==> flow/design.v <==
`timescale 1ns / 1ps
module uart_fifo #(
	parameter DATA_WIDTH = 8,
	parameter DATA_DEPTH = 8
)
(
	input wire aclk,
	input wire aresetn,
	input wire [DATA_WIDTH-1:0]s_axis_tdata,
	input wire s_axis_tvalid,
	output wire s_axis_tready,
	output wire [DATA_WIDTH-1:0]m_axis_tdata,
	output wire m_axis_tvalid,
	input wire m_axis_tready,
	output wire almost_empty,
	output wire almost_full
);
function integer clogb2;
    input [31:0]value;
    begin
        value = value - 1;
        for (clogb2 = 0; value > 0; clogb2 = clogb2 + 1) begin
            value = value >> 1;
        end
    end
endfunction
localparam RWIDTH = clogb2(DATA_DEPTH);
localparam CWIDTH = RWIDTH+1;
reg [DATA_WIDTH-1:0]data[DATA_DEPTH-1:0];
reg [RWIDTH-1:0]head;
reg [RWIDTH-1:0]tail;
reg [CWIDTH-1:0]count;
reg tready;
reg [DATA_WIDTH-1:0]tdata;
reg tvalid;
reg aempty;
reg afull;
wire wr_valid;
wire rd_valid;
integer i;
assign s_axis_tready = tready;
assign m_axis_tdata = tdata;
assign m_axis_tvalid = tvalid;
assign wr_valid = s_axis_tvalid & s_axis_tready;
assign rd_valid = m_axis_tvalid & m_axis_tready;
assign almost_empty = aempty;
assign almost_full = afull; 
always @(posedge aclk) begin
	if (aresetn == 1'b0) begin
		for (i = 0; i < DATA_DEPTH-1; i = i + 1) begin
			data[i] <= 0;
		end
		head <= 0;
		tail <= 0;
		count <= 0;
	end else begin
		case ({wr_valid,rd_valid})
		2'b00: begin
			head <= head;
			tail <= tail;
			count <= count;
		end
		2'b01: begin
			head <= head;
			tail <= tail + 1;
			count <= count - 1;
		end
		2'b10: begin
			data[head] <= s_axis_tdata;
			head <= head + 1;
			tail <= tail;
			count <= count + 1;
		end
		2'b11: begin
			data[head] <= s_axis_tdata;
			head <= head + 1;
			tail <= tail + 1;
			count <= count;
		end
		endcase
	end
end
always @(*) begin
	if (aresetn == 1'b0) begin
		tready <= 1'b0;
		tdata <= 0;
		tvalid <= 1'b0;
	end else begin
		tready <= (count < DATA_DEPTH) ? 1'b1 : 1'b0;
		tdata <= data[tail];
		tvalid <= (count > 0) ? 1'b1 : 1'b0;
	end
end
always @(*) begin
	if (aresetn == 1'b0) begin
		aempty <= 1'b0;
		afull <= 1'b0;
	end else begin
		aempty <= (count <= 1) ? 1'b1 : 1'b0;
		afull <= (count >= (DATA_DEPTH - 1)) ? 1'b1 : 1'b0;
	end
end
endmodule
`timescale 1ns / 1ps
module uart_prescaler
(
	input wire clk,
	input wire rst,
	input wire en,
	input wire [15:0]div,
	output wire stb,
	output wire half
);
reg [15:0]cnt;
reg stb_out;
reg half_out;
assign stb = stb_out;
assign half = half_out;
always @(posedge clk) begin
	if (rst == 1'b1) begin
		cnt <= 0;
	end else begin
		if (en == 1'b1) begin
			if (cnt == (div - 1)) begin
				cnt <= 0;
			end else begin
				cnt <= cnt + 1;
			end 
		end else begin
			cnt <= 0;
		end
	end
end
always @(*) begin
	if (rst == 1'b1) begin
		stb_out <= 1'b0;
	end else begin
		stb_out <= (cnt == (div - 1)) ? 1'b1 : 1'b0;
	end
end
always @(*) begin
	if (rst == 1'b1) begin
		half_out <= 1'b0;
	end else begin
		half_out <= (cnt == ({1'b0,div[15:1]} - 1)) ? 1'b1 : 1'b0;
	end
end
endmodule
`timescale 1ns / 1ps
module uart_rx #(
	parameter BAUD_PRESCALER = 12,	
	parameter PARITY = 0,
	parameter BYTE_SIZE = 8,
	parameter STOP_BITS = 0,
	parameter FIFO_DEPTH = 16
)
(
	input wire aclk,
	input wire aresetn,
	input wire [23:0]s_axis_config_tdata,
	input wire s_axis_config_tvalid,
	output wire s_axis_config_tready,
	output wire [15:0]m_axis_tdata,
	output wire [0:0]m_axis_tuser,
	output wire m_axis_tvalid,
	input wire m_axis_tready,
	input wire rxd,
	output wire rtsn
);
localparam STATE_IDLE = 0;
localparam STATE_START = 1;
localparam STATE_BYTE = 2;
localparam STATE_PAR = 3;
localparam STATE_STOP = 4;
localparam STATE_END = 5;
localparam PARITY_NONE = 3'd0;
localparam PARITY_EVEN = 3'd1;
localparam PARITY_ODD = 3'd2;
localparam PARITY_MARK = 3'd3;
localparam PARITY_SPACE = 3'd4;
localparam STOP_BITS_ONE = 1'd0;
localparam STOP_BITS_TWO = 1'd1;
reg [3:0]state;
reg [15:0]prescaler;
reg [2:0]parity;
reg [3:0]byte_size;
reg [0:0]stop_bits;
reg pre_en;
wire pre_stb;
wire pre_half;
reg [15:0]s_data;
reg s_valid;
wire s_ready;
reg [15:0]rx_data;
reg rx_par;
reg rx_par_rcv;
reg [7:0]byte_cnt;
reg [15:0]bit_cnt;
reg bit_rec;
reg parity_error;
wire afull;
(* IOB = "TRUE" *) reg rxd_in;
(* IOB = "TRUE" *) reg rtsn_out;
wire rx_fall;
wire rx_rise;
assign s_axis_config_tready = (state == STATE_IDLE) ? 1'b1 : 1'b0;
assign rtsn = rtsn_out;
always @(posedge aclk) begin
	if (aresetn == 1'b0) begin
		prescaler <= BAUD_PRESCALER;
		parity <= PARITY;
		byte_size <= BYTE_SIZE;
		stop_bits <= STOP_BITS;
	end else begin
		if ((s_axis_config_tvalid == 1'b1) && (s_axis_config_tready == 1'b1)) begin
			prescaler <= s_axis_config_tdata[15:0];
			parity <= s_axis_config_tdata[18:16];
			byte_size <= s_axis_config_tdata[22:19];
			stop_bits <= s_axis_config_tdata[23];
		end
	end
end
always @(posedge aclk) begin
	if (aresetn == 1'b0) begin
		rxd_in <= 1'b0;
		rtsn_out <= 1'b1;
	end else begin
		rxd_in <= rxd;
		rtsn_out <= (afull) ? 1'b1 : 1'b0;
	end
end
always @(posedge aclk) begin
	if (aresetn == 1'b0) begin
		bit_cnt <= 0;
	end else begin
		if (state != STATE_IDLE) begin
			if (pre_stb == 1'b1) begin
				bit_cnt <= 0;
			end else begin
				bit_cnt <= bit_cnt + rxd_in;
			end
		end else begin
			bit_cnt <= 0;
		end
	end
end
always @(*) begin
	if (aresetn == 1'b0) begin
		bit_rec <= 1'b0;
	end else begin
		bit_rec <= (bit_cnt >= {1'b0,prescaler[15:1]}) ? 1'b1 : 1'b0;
	end
end
always @(posedge aclk) begin
	if (aresetn == 1'b0) begin
		pre_en <= 1'b0;
		s_data <= 0;
		s_valid <= 1'b0;
		rx_data <= 0;
		byte_cnt <= 0;
		rx_par_rcv <= 1'b0;
		state <= STATE_IDLE;
	end else begin
		case (state)
		STATE_IDLE: begin
			if (rx_fall == 1'b1) begin
				pre_en <= 1'b1;
				state <= STATE_START;
			end else begin
				pre_en <= 1'b0;
			end
		end
		STATE_START: begin
			if (pre_stb == 1'b1) begin
				if (bit_rec == 1'b0) begin
					byte_cnt <= 0;
					rx_data <= 0;
					state <= STATE_BYTE;
				end else begin
					state <= STATE_IDLE;
				end
			end
		end
		STATE_BYTE: begin
			if (pre_stb == 1'b1) begin
				rx_data[byte_cnt] <= bit_rec;
				if (byte_cnt == (byte_size - 1)) begin
					if (parity == PARITY_NONE) begin
						state <= STATE_STOP;
					end else begin
						state <= STATE_PAR;
					end
				end else begin
					byte_cnt <= byte_cnt + 1;
				end
			end
		end
		STATE_PAR: begin
			if (pre_stb == 1'b1) begin
				rx_par_rcv <= bit_rec;
				state <= STATE_STOP;
			end
		end
		STATE_STOP: begin
			if (pre_half == 1'b1) begin
				state <= STATE_END;
			end
		end
		STATE_END: begin
			if (s_valid == 1'b0) begin
				s_valid <= 1'b1;
				s_data <= rx_data;
				if (rx_par != rx_par_rcv) begin
					parity_error <= 1'b1;
				end else begin
					parity_error <= 1'b0;
				end
			end else begin
				s_valid <= 1'b0;
				if (s_ready == 1'b1) begin
				end else begin
				end
				state <= STATE_IDLE;
			end
			pre_en <= 1'b0;
		end
		endcase
	end
end
always @(posedge aclk) begin
	if (aresetn == 1'b0) begin
		rx_par <= 1'b0;
	end else begin
		case (state)
		STATE_BYTE: begin
			if (pre_stb == 1'b1) begin
				case (parity)
				PARITY_EVEN: rx_par <= rx_par + bit_rec;
				PARITY_ODD: rx_par <= rx_par + bit_rec;
				default: rx_par <= rx_par;
				endcase
			end
		end
		STATE_PAR: begin
			rx_par <= rx_par;
		end
		STATE_STOP: begin
			rx_par <= rx_par;
		end
		default: begin
			case (parity)
			PARITY_EVEN: rx_par <= 1'b0;
			PARITY_ODD: rx_par <= 1'b1;
			PARITY_MARK: rx_par <= 1'b1;
			PARITY_SPACE: rx_par <= 1'b0;
			endcase
		end
		endcase
	end
end
uart_fifo #(
	.DATA_WIDTH(16+1),
	.DATA_DEPTH(FIFO_DEPTH)
) fifo_sync_inst (
	.aclk(aclk),
	.aresetn(aresetn),
	.s_axis_tdata({parity_error,s_data}),
	.s_axis_tvalid(s_valid),
	.s_axis_tready(s_ready),
	.m_axis_tdata({m_axis_tuser,m_axis_tdata}),
	.m_axis_tvalid(m_axis_tvalid),
	.m_axis_tready(m_axis_tready),
	.almost_full(afull)
);
uart_prescaler prescaler_inst (
	.clk(aclk),
	.rst(~aresetn),
	.en(pre_en),
	.div(prescaler),	
	.stb(pre_stb),
	.half(pre_half)
);
edge_detect #(
	.ZERO_DELAY("TRUE")
) edge_detect_inst (
	.clk(aclk),
	.sig(rxd_in),
	.fall(rx_fall),
	.rise(rx_rise)
);
endmodule
module edge_detect #(
	parameter ZERO_DELAY = "FALSE"
)
(
	input wire clk,
	input wire sig,
	output wire fall,
	output wire rise
);
reg [1:0]sig_ff;
reg fall_out;
reg rise_out;
assign fall = fall_out;
assign rise = rise_out;
always @(posedge clk) begin
	sig_ff[0] <= sig;
	sig_ff[1] <= sig_ff[0];
end
generate if (ZERO_DELAY == "FALSE") begin
	always @(posedge clk) begin
		if (sig_ff[0] & ~sig_ff[1]) begin
			rise_out <= 1'b1;
		end else begin
			rise_out <= 1'b0;
		end
		if (~sig_ff[0] & sig_ff[1]) begin
			fall_out <= 1'b1;
		end else begin
			fall_out <= 1'b0;
		end
	end
end else begin
	always @(sig, sig_ff[0]) begin
		rise_out <= sig & ~sig_ff[0];
		fall_out <= ~sig & sig_ff[0];
	end
end endgenerate
endmodule
`timescale 1ns / 1ps
module uart_tx #(
	parameter BAUD_PRESCALER = 12,
	parameter PARITY = 0,
	parameter BYTE_SIZE = 8,
	parameter STOP_BITS = 0,
	parameter FIFO_DEPTH = 16
)
(
	input wire aclk,
	input wire aresetn,
	input wire [23:0]s_axis_config_tdata,
	input wire s_axis_config_tvalid,
	output wire s_axis_config_tready,
	input wire [15:0]s_axis_tdata,
	input wire s_axis_tvalid,
	output wire s_axis_tready,
	output wire txd,
	input wire ctsn 
);
localparam PARITY_NONE = 3'd0;
localparam PARITY_EVEN = 3'd1;
localparam PARITY_ODD = 3'd2;
localparam PARITY_MARK = 3'd3;
localparam PARITY_SPACE = 3'd4;
localparam STOP_BITS_ONE = 1'd0;
localparam STOP_BITS_TWO = 1'd1;
localparam STATE_IDLE = 0;
localparam STATE_START = 1;
localparam STATE_BYTE = 2;
localparam STATE_PAR = 3;
localparam STATE_STOP = 4;
localparam STATE_END = 5;
reg [3:0]state;
reg [15:0]prescaler;
reg [2:0]parity;
reg [3:0]byte_size;
reg [0:0]stop_bits;
wire [15:0]m_data;
wire m_valid;
reg m_ready;
reg [15:0]counter;
reg pre_en;
wire pre_stb;
reg [15:0]tx_data;
reg tx_par;
(* IOB = "TRUE" *) reg txd_out;
assign txd = txd_out;
assign s_axis_config_tready = (state == STATE_IDLE) ? 1'b1 : 1'b0;
always @(posedge aclk) begin
	if (aresetn == 1'b0) begin
		prescaler <= BAUD_PRESCALER;
		parity <= PARITY;
		byte_size <= BYTE_SIZE;
		stop_bits <= STOP_BITS;
	end else begin
		if ((s_axis_config_tvalid == 1'b1) && (s_axis_config_tready == 1'b1)) begin
			prescaler <= s_axis_config_tdata[15:0];
			parity <= s_axis_config_tdata[18:16];
			byte_size <= s_axis_config_tdata[22:19];
			stop_bits <= s_axis_config_tdata[23];
		end
	end
end
always @(posedge aclk) begin
	if (aresetn <= 1'b0) begin
		txd_out <= 1'b0;
	end else begin
		case (state)
		STATE_IDLE: begin
			txd_out <= 1'b1;
		end
		STATE_START: begin
			txd_out <= 1'b0;
		end
		STATE_BYTE: begin
			txd_out <= tx_data[0];
		end
		STATE_PAR: begin
			txd_out <= tx_par;
		end
		STATE_STOP: begin
			txd_out <= 1'b1;
		end
		STATE_END: begin
			txd_out <= 1'b1;
		end
		default: begin
			txd_out <= 1'b1;
		end
		endcase
	end
end
always @(posedge aclk) begin
	if (aresetn == 1'b0) begin
		pre_en <= 1'b0;
		m_ready <= 1'b0;
		tx_data <= 0;
		counter <= 0;
		state <= STATE_IDLE;
	end else begin
		case (state)
		STATE_IDLE: begin
			if (m_ready == 1'b0) begin
				if (ctsn == 1'b0) begin
					m_ready <= 1'b1;
				end
			end else begin
				if (m_valid == 1'b1) begin
					m_ready <= 1'b0;
					tx_data <= m_data;
					counter <= 0;
					pre_en <= 1'b1;
					state <= STATE_START;
				end
			end
		end
		STATE_START: begin
			if (pre_stb == 1'b1) begin
				state <= STATE_BYTE;
			end
		end
		STATE_BYTE: begin
			if (pre_stb == 1'b1) begin
				tx_data[14:0] <= tx_data[15:1];
				if (counter == (byte_size - 1)) begin
					counter <= 0;
					if (parity == PARITY_NONE) begin
						state <= STATE_STOP;
					end else begin
						state <= STATE_PAR;
					end
				end else begin
					counter <= counter + 1;
				end
			end
		end
		STATE_PAR: begin
			if (pre_stb == 1'b1) begin
				state <= STATE_STOP;
			end
		end
		STATE_STOP: begin
			if (pre_stb == 1'b1) begin
				case (stop_bits)
				STOP_BITS_ONE: begin
					state <= STATE_END;
				end
				STOP_BITS_TWO: begin
					if (counter == 1) begin
						counter <= 0;
						state <= STATE_END;
					end else begin
						counter <= counter + 1;
					end
				end
				endcase
			end
		end
		STATE_END: begin
			if (m_ready == 1'b0) begin
				pre_en <= 1'b0;
				m_ready <= 1'b1;
			end else begin
				m_ready <= 1'b0;
				if (m_valid == 1'b1) begin
					tx_data <= m_data;
					pre_en <= 1'b1;
					state <= STATE_START;
				end else begin
					state <= STATE_IDLE;
				end
			end
		end
		default: begin
			state <= STATE_IDLE;
		end		
		endcase
	end
end
always @(posedge aclk) begin
	if (aresetn == 1'b0) begin
		tx_par <= 1'b0;
	end else begin
		case (state)
		STATE_BYTE: begin
			if (pre_stb == 1'b1) begin
				case (parity)
				PARITY_EVEN: tx_par <= tx_par + tx_data[0];
				PARITY_ODD: tx_par <= tx_par + tx_data[0];
				default: tx_par <= tx_par;
				endcase
			end
		end
		STATE_PAR: begin
			tx_par <= tx_par;
		end
		default: begin
			case (parity)
			PARITY_EVEN: tx_par <= 1'b0;
			PARITY_ODD: tx_par <= 1'b1;
			PARITY_MARK: tx_par <= 1'b1;
			PARITY_SPACE: tx_par <= 1'b0;
			endcase
		end
		endcase
	end
end
uart_fifo #(
	.DATA_WIDTH(16),
	.DATA_DEPTH(FIFO_DEPTH)
) fifo_sync_inst (
	.aclk(aclk),
	.aresetn(aresetn),
	.s_axis_tdata(s_axis_tdata),
	.s_axis_tvalid(s_axis_tvalid),
	.s_axis_tready(s_axis_tready),
	.m_axis_tdata(m_data),
	.m_axis_tvalid(m_valid),
	.m_axis_tready(m_ready)
);
uart_prescaler prescaler_inst (
	.clk(aclk),
	.rst(~aresetn),
	.en(pre_en),
	.div(prescaler),	
	.stb(pre_stb)
);
endmodule
`timescale 1ns / 1ps
module axis_uart_v1_0 #(
	parameter integer BAUD_PRESCALER = 10,	 
	parameter integer PARITY = 0, 			 
	parameter integer BYTE_SIZE = 8, 		 
	parameter integer STOP_BITS = 0, 		 
	parameter integer FIFO_DEPTH = 16,		 
	parameter integer FLOW_CONTROL = 1,		 
	parameter integer DYNAMIC_CONFIG = 1	 
)
(
	input wire aclk,
	input wire aresetn,
	input wire [23:0]s_axis_config_tdata,	 
	input wire s_axis_config_tvalid,
	output wire s_axis_config_tready,
	input wire [15:0]s_axis_tdata,
	input wire s_axis_tvalid,
	output wire s_axis_tready,
	output wire [15:0]m_axis_tdata,
	output wire m_axis_tuser,				 
	output wire m_axis_tvalid,
	input wire m_axis_tready,
	output wire tx,
	input wire rx,
	output wire rts,						 
	input wire cts							 
);
wire s_axis_config_tx_tready;
wire s_axis_config_rx_tready;
assign s_axis_config_tready = (DYNAMIC_CONFIG) ? s_axis_config_tx_tready & s_axis_config_rx_tready : 1'b0;
uart_tx #(
	.BAUD_PRESCALER(BAUD_PRESCALER),
	.PARITY(PARITY),
	.BYTE_SIZE(BYTE_SIZE),
	.STOP_BITS(STOP_BITS),
	.FIFO_DEPTH(FIFO_DEPTH)
) uart_tx_inst (
	.aclk(aclk),
	.aresetn(aresetn),
	.s_axis_config_tdata(s_axis_config_tdata),
	.s_axis_config_tvalid((DYNAMIC_CONFIG) ? (s_axis_config_tvalid & s_axis_config_rx_tready) : 1'b0),
	.s_axis_config_tready(s_axis_config_tx_tready),
	.s_axis_tdata(s_axis_tdata),
	.s_axis_tvalid(s_axis_tvalid),
	.s_axis_tready(s_axis_tready),
	.txd(tx),
	.ctsn(FLOW_CONTROL ? cts : 1'b0)
);
uart_rx #(
	.BAUD_PRESCALER(BAUD_PRESCALER),
	.PARITY(PARITY),
	.BYTE_SIZE(BYTE_SIZE),
	.STOP_BITS(STOP_BITS),
	.FIFO_DEPTH(FIFO_DEPTH)
) uart_rx_inst (
	.aclk(aclk),
	.aresetn(aresetn),
	.s_axis_config_tdata(s_axis_config_tdata),
	.s_axis_config_tvalid((DYNAMIC_CONFIG) ? (s_axis_config_tvalid & s_axis_config_tx_tready) : 1'b0),
	.s_axis_config_tready(s_axis_config_rx_tready),
	.m_axis_tdata(m_axis_tdata),
	.m_axis_tuser(m_axis_tuser),
	.m_axis_tvalid(m_axis_tvalid),
	.m_axis_tready(m_axis_tready),
	.rxd(rx),
	.rtsn(rts)
);
endmodule
Reports on axis_uart_v1_0
What the tools print for axis_uart_v1_0, step after step.
Lines are those of the file above, counted from 1.
Library cell names are shortened.
{"block": "setup", "top_module": "axis_uart_v1_0", "clk_port": "aclk", "cell_library": "sky130hd", "pvt_corner": "tt_025C_1v80"}

Word-level counts
Counts by Yosys on the flattened word-level netlist (proc, flatten, opt, wreduce; memories kept). Print and check cells are left out.
Memory sizes are those after Yosys's memory passes, which may raise the word count (mostly to a power of two), join words into wider ones and drop unused or constant bits.
{"block": "word_totals", "register_bits": 213, "latch_bits": 0, "ram_bits": 528, "mem_bits_ro": 0, "mem_count": 2, "inputBits": 47}
{"block": "classes", "n_addsub": 21, "n_mul": 0, "div": 0, "cmp": 7, "eq_ne": 58, "shift": 2, "muxes": 120, "n_logic": 22, "n_reduce_logical": 55}
{"block": "memory_table", "memory": "uart_rx_inst.fifo_sync_inst.data", "size": 16, "width": 17, "line": 29, "rtl": "reg [DATA_WIDTH-1:0]data[DATA_DEPTH-1:0];"}
{"block": "memory_table", "memory": "uart_tx_inst.fifo_sync_inst.data", "size": 16, "width": 16, "line": 29}
{"block": "ops", "operator": "16-bit two-way mux", "n": 15}
{"block": "ops", "operator": "16-bit by 32-bit equality test with 1-bit output", "n": 4}
{"block": "ops", "operator": "17-bit two-way mux", "n": 6}
{"block": "ops", "operator": "4-bit two-way mux", "n": 24}
{"block": "ops", "operator": "16-bit by 1-bit adder with 16-bit output (second input constant)", "n": 3}
{"block": "ops", "operator": "16-bit parallel mux with 3-bit select", "n": 1}
{"block": "ops", "operator": "4-bit parallel mux with 6-bit select", "n": 2}
{"block": "ops", "operator": "15-bit two-way mux", "n": 3}
{"block": "ops", "operator": "1-bit two-way mux", "n": 44}
{"block": "ops", "operator": "2-bit OR reduction", "n": 18}
{"block": "ops", "operator": "16-bit by 1-bit subtractor with 17-bit output (second input constant)", "n": 2}
{"block": "ops", "operator": "8-bit by 32-bit equality test with 1-bit output", "n": 1}
{"block": "ops", "operator": "16-bit parallel mux with 2-bit select", "n": 1}
{"block": "ops", "operator": "8-bit two-way mux", "n": 4}
{"block": "ops", "operator": "2-bit inequality test (second input constant)", "n": 15}
{"block": "ops", "operator": "15-bit parallel mux with 2-bit select", "n": 1}
{"block": "ops", "operator": "1-bit parallel mux with 2-bit select", "n": 11}
{"block": "ops", "operator": "3-bit OR reduction", "n": 7}
{"block": "ops", "operator": "2-bit by 1-bit inequality test with 1-bit output (second input constant)", "n": 10}
{"block": "ops", "operator": "5-bit parallel mux with 2-bit select", "n": 2}
{"block": "ops", "operator": "1-bit by 9-bit variable shift with 16-bit output", "n": 1}
{"block": "ops", "operator": "1-bit by 9-bit variable shift with 16-bit output (first input constant)", "n": 1}
{"block": "ops", "operator": "15-bit by 1-bit subtractor with 16-bit output (second input constant)", "n": 1}
{"block": "ops", "operator": "16-bit by 1-bit adder with 16-bit output", "n": 1}
{"block": "ops", "operator": "16-bit by 1-bit equality test with 1-bit output (second input constant)", "n": 1}
{"block": "ops", "operator": "16-bit by 15-bit greater-or-equal comparator with 1-bit output", "n": 1}
{"block": "ops", "operator": "16-bit AND", "n": 1}
{"block": "ops", "operator": "16-bit OR", "n": 1}
Not listed: further kinds 46, cells in them 103.

Logic depth
Yosys ltp: most cells in a row. Word level: on the elaborated netlist, between registers, memories and ports. Mapped: between sequential cells and ports; inverters and the memories' decode and read muxes count.
{"block": "depth", "ltp_word": 9, "ABC_AREA": 0, "mapped_depth": 15, "mapped_depth_nobuf": 13}

Synthesis result
Source: synth_stat.txt of the flow (Yosys; design flattened, memories mapped). It holds for the ABC_AREA given above (unset counts as 0); a run with the other value may have another netlist.
{"block": "synth_totals", "mapped_cells": 2918, "mapped_area_um2": 35871.9, "seqArea_um2": 20309.5, "ff_cells": 750, "n_buf": 201}
{"block": "types", "cell": "edfxtp_1", "n": 529}
{"block": "types", "cell": "dfxtp_1", "n": 221}
{"block": "types", "cell": "mux4_2", "n": 165}
{"block": "types", "cell": "and2_1", "n": 526}
{"block": "types", "cell": "nand2_1", "n": 205}
{"block": "types", "cell": "a21oi_1", "n": 138}
{"block": "types", "cell": "ha_1", "n": 54}
{"block": "types", "cell": "nor2_1", "n": 170}
{"block": "types", "cell": "xnor2_1", "n": 71}
{"block": "types", "cell": "clkbuf_1", "n": 161}
{"block": "types", "cell": "xor2_1", "n": 60}
{"block": "types", "cell": "o21ai_0", "n": 69}
{"block": "types", "cell": "nand4_1", "n": 52}
{"block": "types", "cell": "nand3_1", "n": 56}
{"block": "types", "cell": "inv_1", "n": 70}
{"block": "types", "cell": "mux2i_1", "n": 25}
{"block": "types", "cell": "or3_1", "n": 27}
{"block": "types", "cell": "nor3_1", "n": 32}
Other cell types: 68; their cells: 287.
By module: a second synthesis without flattening, with its own total; a netlist apart from the flattened one above.
{"block": "unflattened", "hier_cells": 3345, "hier_area_um2": 37464.7}
Each row is one instance without its submodules.
{"block": "modules", "module": "uart_fifo", "n_inst": 1, "n_cells": 973, "area_um2": 13518.0, "mod_seq_area_um2": 8508.2}
{"block": "modules", "module": "uart_fifo", "n_inst": 1, "n_cells": 925, "area_um2": 12677.2, "mod_seq_area_um2": 8027.7}
{"block": "modules", "module": "uart_rx", "n_inst": 1, "n_cells": 596, "area_um2": 4719.5, "mod_seq_area_um2": 1791.7}
{"block": "modules", "module": "uart_prescaler", "n_inst": 2, "n_cells": 231, "area_um2": 1746.7, "mod_seq_area_um2": 320.3}
{"block": "modules", "module": "uart_tx", "n_inst": 1, "n_cells": 383, "area_um2": 3002.9, "mod_seq_area_um2": 1321.3}
{"block": "modules", "module": "edge_detect", "n_inst": 1, "n_cells": 3, "area_um2": 35.0, "mod_seq_area_um2": 20.0}
{"block": "modules", "module": "axis_uart_v1_0", "n_inst": 1, "n_cells": 3, "area_um2": 18.8, "mod_seq_area_um2": 0.0}

Worst setup path after synthesis
Source: OpenSTA report_checks on the synthesized netlist (no wires, ideal clock, input and output delay 20% of the period each), path of least setup slack; recovery checks are left aside. Register names are those of the netlist, which keeps one name where synthesis merged equal registers.
{"block": "synth_path", "path_type": "in2reg", "from": "input aresetn", "to": "memory uart_rx_inst.fifo_sync_inst.data[4][0]", "period_ps": 8000, "input_delay_ps": 1600, "setup_ps": 415, "t_first_pin_ps": 1600, "arrival_ps": 4286, "path_slack_ps": 3299, "path_delay_ps": 3101, "path_stages": 11, "n_path_buf": 2, "period_less_setup_slack_ps": 4701}
"path_delay_ps" is the arrival time less input delay plus setup time.
"path_stages": output pins that drive a net of the path, with the launching flip-flop's if there is one; two outputs of one cell count as two.
"period_less_setup_slack_ps" is the clock period less the worst setup slack; recovery checks do not enter. This is arithmetic on one report: input and output delays are still those of the set period (20% each).
Between the ends stands the longest chain of elaborated cells between them, by number of cells; it is not shown to be the way that was timed. Of several equally long chains one is given.
Each line given opens the expression or statement behind the cell; cells for indexed reads and writes are added by Yosys, which also makes memories of some case tables.
Only ways into the end's enable, where the timed path ends, are counted here.
{"block": "synth_via", "path_cell_list": "inv_1 > clkbuf_1 > a21oi_1 > and2_1 > clkbuf_1 > inv_1 > ha_1 > nor2_1 > nor2_1 > nand2_1 > o21ai_0", "elab_chain_cells": 7}
{"block": "synth_rtl", "element": "from (decl)", "line": 671, "rtl": "input wire aresetn,"}
{"block": "synth_rtl", "element": "1-bit two-way mux", "line": 84, "rtl": "if (aresetn == 1'b0) begin"}
{"block": "synth_rtl", "element": "1-bit AND", "line": 45, "rtl": "assign rd_valid = m_axis_tvalid & m_axis_tready;"}
{"block": "synth_rtl", "element": "2-bit equality test", "line": 57, "rtl": "case ({wr_valid,rd_valid})"}
{"block": "synth_rtl", "element": "3-bit OR reduction"}
{"block": "synth_rtl", "element": "1-bit parallel mux with 2-bit select", "line": 57}
{"block": "synth_rtl", "element": "1-bit two-way mux", "line": 49, "rtl": "if (aresetn == 1'b0) begin"}
{"block": "synth_rtl", "element": "1-bit OR"}
{"block": "synth_rtl", "element": "to (decl)", "line": 29, "rtl": "reg [DATA_WIDTH-1:0]data[DATA_DEPTH-1:0];"}
Nets of the timed path that keep an RTL name, with a line that drives or declares them; the list need not be complete.
{"block": "synth_nets", "signal": "m_axis_tvalid", "line": 84}

Worst path after layout
From the final timing report of flow run 1: the path of least setup slack in the routed layout; clock arrival at registers is part of the times.
The path's times are printed in steps of 10 ps; the period is the one set.
{"block": "layout_path", "path_type": "reg2out", "from": "register (name not given)", "to": "output m_axis_tdata[5]", "period_ps": 4150, "output_delay_ps": 830, "t_first_pin_ps": 740, "arrival_ps": 3190, "path_slack_ps": 130, "path_stages": 7, "n_path_buf": 3}
{"block": "layout_via", "path_cell_list": "dfxtp_4 > buf_12 > buf_4 > mux4_2 > mux4_2 > and2_1 > clkdlybuf4s50_1"}
{"block": "layout_rtl", "element": "to (decl)", "line": 678, "rtl": "output wire [15:0]m_axis_tdata,"}
Chain of elaborated cells between the ends: none given.

Data sheet: physical implementation of axis_uart_v1_0

Below are 5 stored runs of the flow (Yosys, OpenROAD; platform sky130hd) on axis_uart_v1_0, each with its settings and what was measured, unordered. Constraints: input delay and output delay 20% of the set period each, output load 0.01 pF.
"period_reached_ps" = clock period - worst setup slack. The figure is calculated, with input and output delays left at 20% of the set period.
By "worst_path_allowed_less_slack_ps" is meant the share of the clock period that the worst setup path is allowed (20% is reserved at inputs, 20% at outputs), minus its slack. Clock arrival times at its registers enter into it.
"final_power_uw" rests on the timing tool's default activity at the inputs, not on a simulated workload.
"worst_path_allowed_less_slack_ps" is given in steps of 10 ps.

{"run": "flow run 1", "settings": { "ABC_AREA": 0, "CELL_PAD_IN_SITES_DETAIL_PLACEMENT": 2, "CORE_ASPECT_RATIO": 0.86, "CORE_MARGIN": 10, "CORE_UTILIZATION": 18, "GPL_ROUTABILITY_DRIVEN": 0, "MAX_ROUTING_LAYER": "met5", "MIN_ROUTING_LAYER": "met2", "PLACE_DENSITY_LB_ADDON": 0.14, "period_ns": 4.15, "CAP_MARGIN": 20, "SLEW_MARGIN": 20 }, "results": { "period_reached_ps": 4024, "ws_hold_ps": 411, "finish.utilization_frac": 0.219, "final_power_uw": 21143, "worst_path_allowed_less_slack_ps": 3190, "path_kind": "reg2out", "setup_ws_ps": 126, "total_die_area_um2": 217596.0, "yosys_chip_area_um2": 35871.9 }}
{"run": "flow run 2", "settings": { "ABC_AREA": 0, "CAP_MARGIN": 25, "CELL_PAD_IN_SITES_GLOBAL_PLACEMENT": 1, "CORE_UTILIZATION": 52, "CTS_CLUSTER_DIAMETER": 388, "GPL_ROUTABILITY_DRIVEN": 1, "HOLD_SLACK_MARGIN": -0.06, "PLACE_DENSITY": 0.68, "SETUP_SLACK_MARGIN": 0.21, "period_ns": 4.48, "CORE_MARGIN": 2, "SLEW_MARGIN": 20 }, "results": { "final_power_uw": 18178, "setup_ws_ps": 424, "finish.utilization_frac": 0.588, "total_die_area_um2": 71102.2, "yosys_chip_area_um2": 35871.9, "period_reached_ps": 4056, "worst_path_allowed_less_slack_ps": 3160, "path_kind": "reg2out", "ws_hold_ps": 394 }}
{"run": "flow run 3", "settings": { "CAP_MARGIN": 0, "CELL_PAD_IN_SITES_GLOBAL_PLACEMENT": 1, "CORE_UTILIZATION": 63, "MAX_ROUTING_LAYER": "met5", "period_ns": 8.0, "CORE_MARGIN": 2, "SLEW_MARGIN": 20 }, "results": { "period_reached_ps": 5535, "yosys_chip_area_um2": 35871.9, "setup_ws_ps": 2465, "ws_hold_ps": 409, "final_power_uw": 9998, "finish.utilization_frac": 0.703, "worst_path_allowed_less_slack_ps": 3940, "path_kind": "reg2out", "total_die_area_um2": 58864.5 }}
{"run": "flow run 4", "settings": { "CAP_MARGIN": 0, "CELL_PAD_IN_SITES_GLOBAL_PLACEMENT": 1, "CORE_ASPECT_RATIO": 1.35, "CORE_UTILIZATION": 63, "HOLD_SLACK_MARGIN": 0.14, "MAX_ROUTING_LAYER": "met4", "period_ns": 8.0, "CORE_MARGIN": 2, "SLEW_MARGIN": 20 }, "results": { "final_power_uw": 9946, "ws_hold_ps": 406, "period_reached_ps": 5559, "total_die_area_um2": 58885.3, "worst_path_allowed_less_slack_ps": 3960, "path_kind": "reg2out", "setup_ws_ps": 2441, "finish.utilization_frac": 0.703, "yosys_chip_area_um2": 35871.9 }}
{"run": "flow run 5", "settings": { "ABC_AREA": 1, "CAP_MARGIN": 0, "CELL_PAD_IN_SITES_GLOBAL_PLACEMENT": 1, "CORE_ASPECT_RATIO": 1.59, "CORE_UTILIZATION": 22, "CTS_CLUSTER_DIAMETER": 302, "CTS_CLUSTER_SIZE": 60, "GPL_TIMING_DRIVEN": 0, "MAX_ROUTING_LAYER": "met4", "MIN_ROUTING_LAYER": "met2", "TNS_END_PERCENT": 20, "period_ns": 4.55, "CORE_MARGIN": 2, "SLEW_MARGIN": 20 }, "results": { "finish.utilization_frac": 0.247, "ws_hold_ps": 452, "worst_path_allowed_less_slack_ps": 3720, "path_kind": "reg2out", "period_reached_ps": 4631, "setup_ws_ps": -81, "yosys_chip_area_um2": 35361.4, "final_power_uw": 15512, "total_die_area_um2": 164042.0 }}
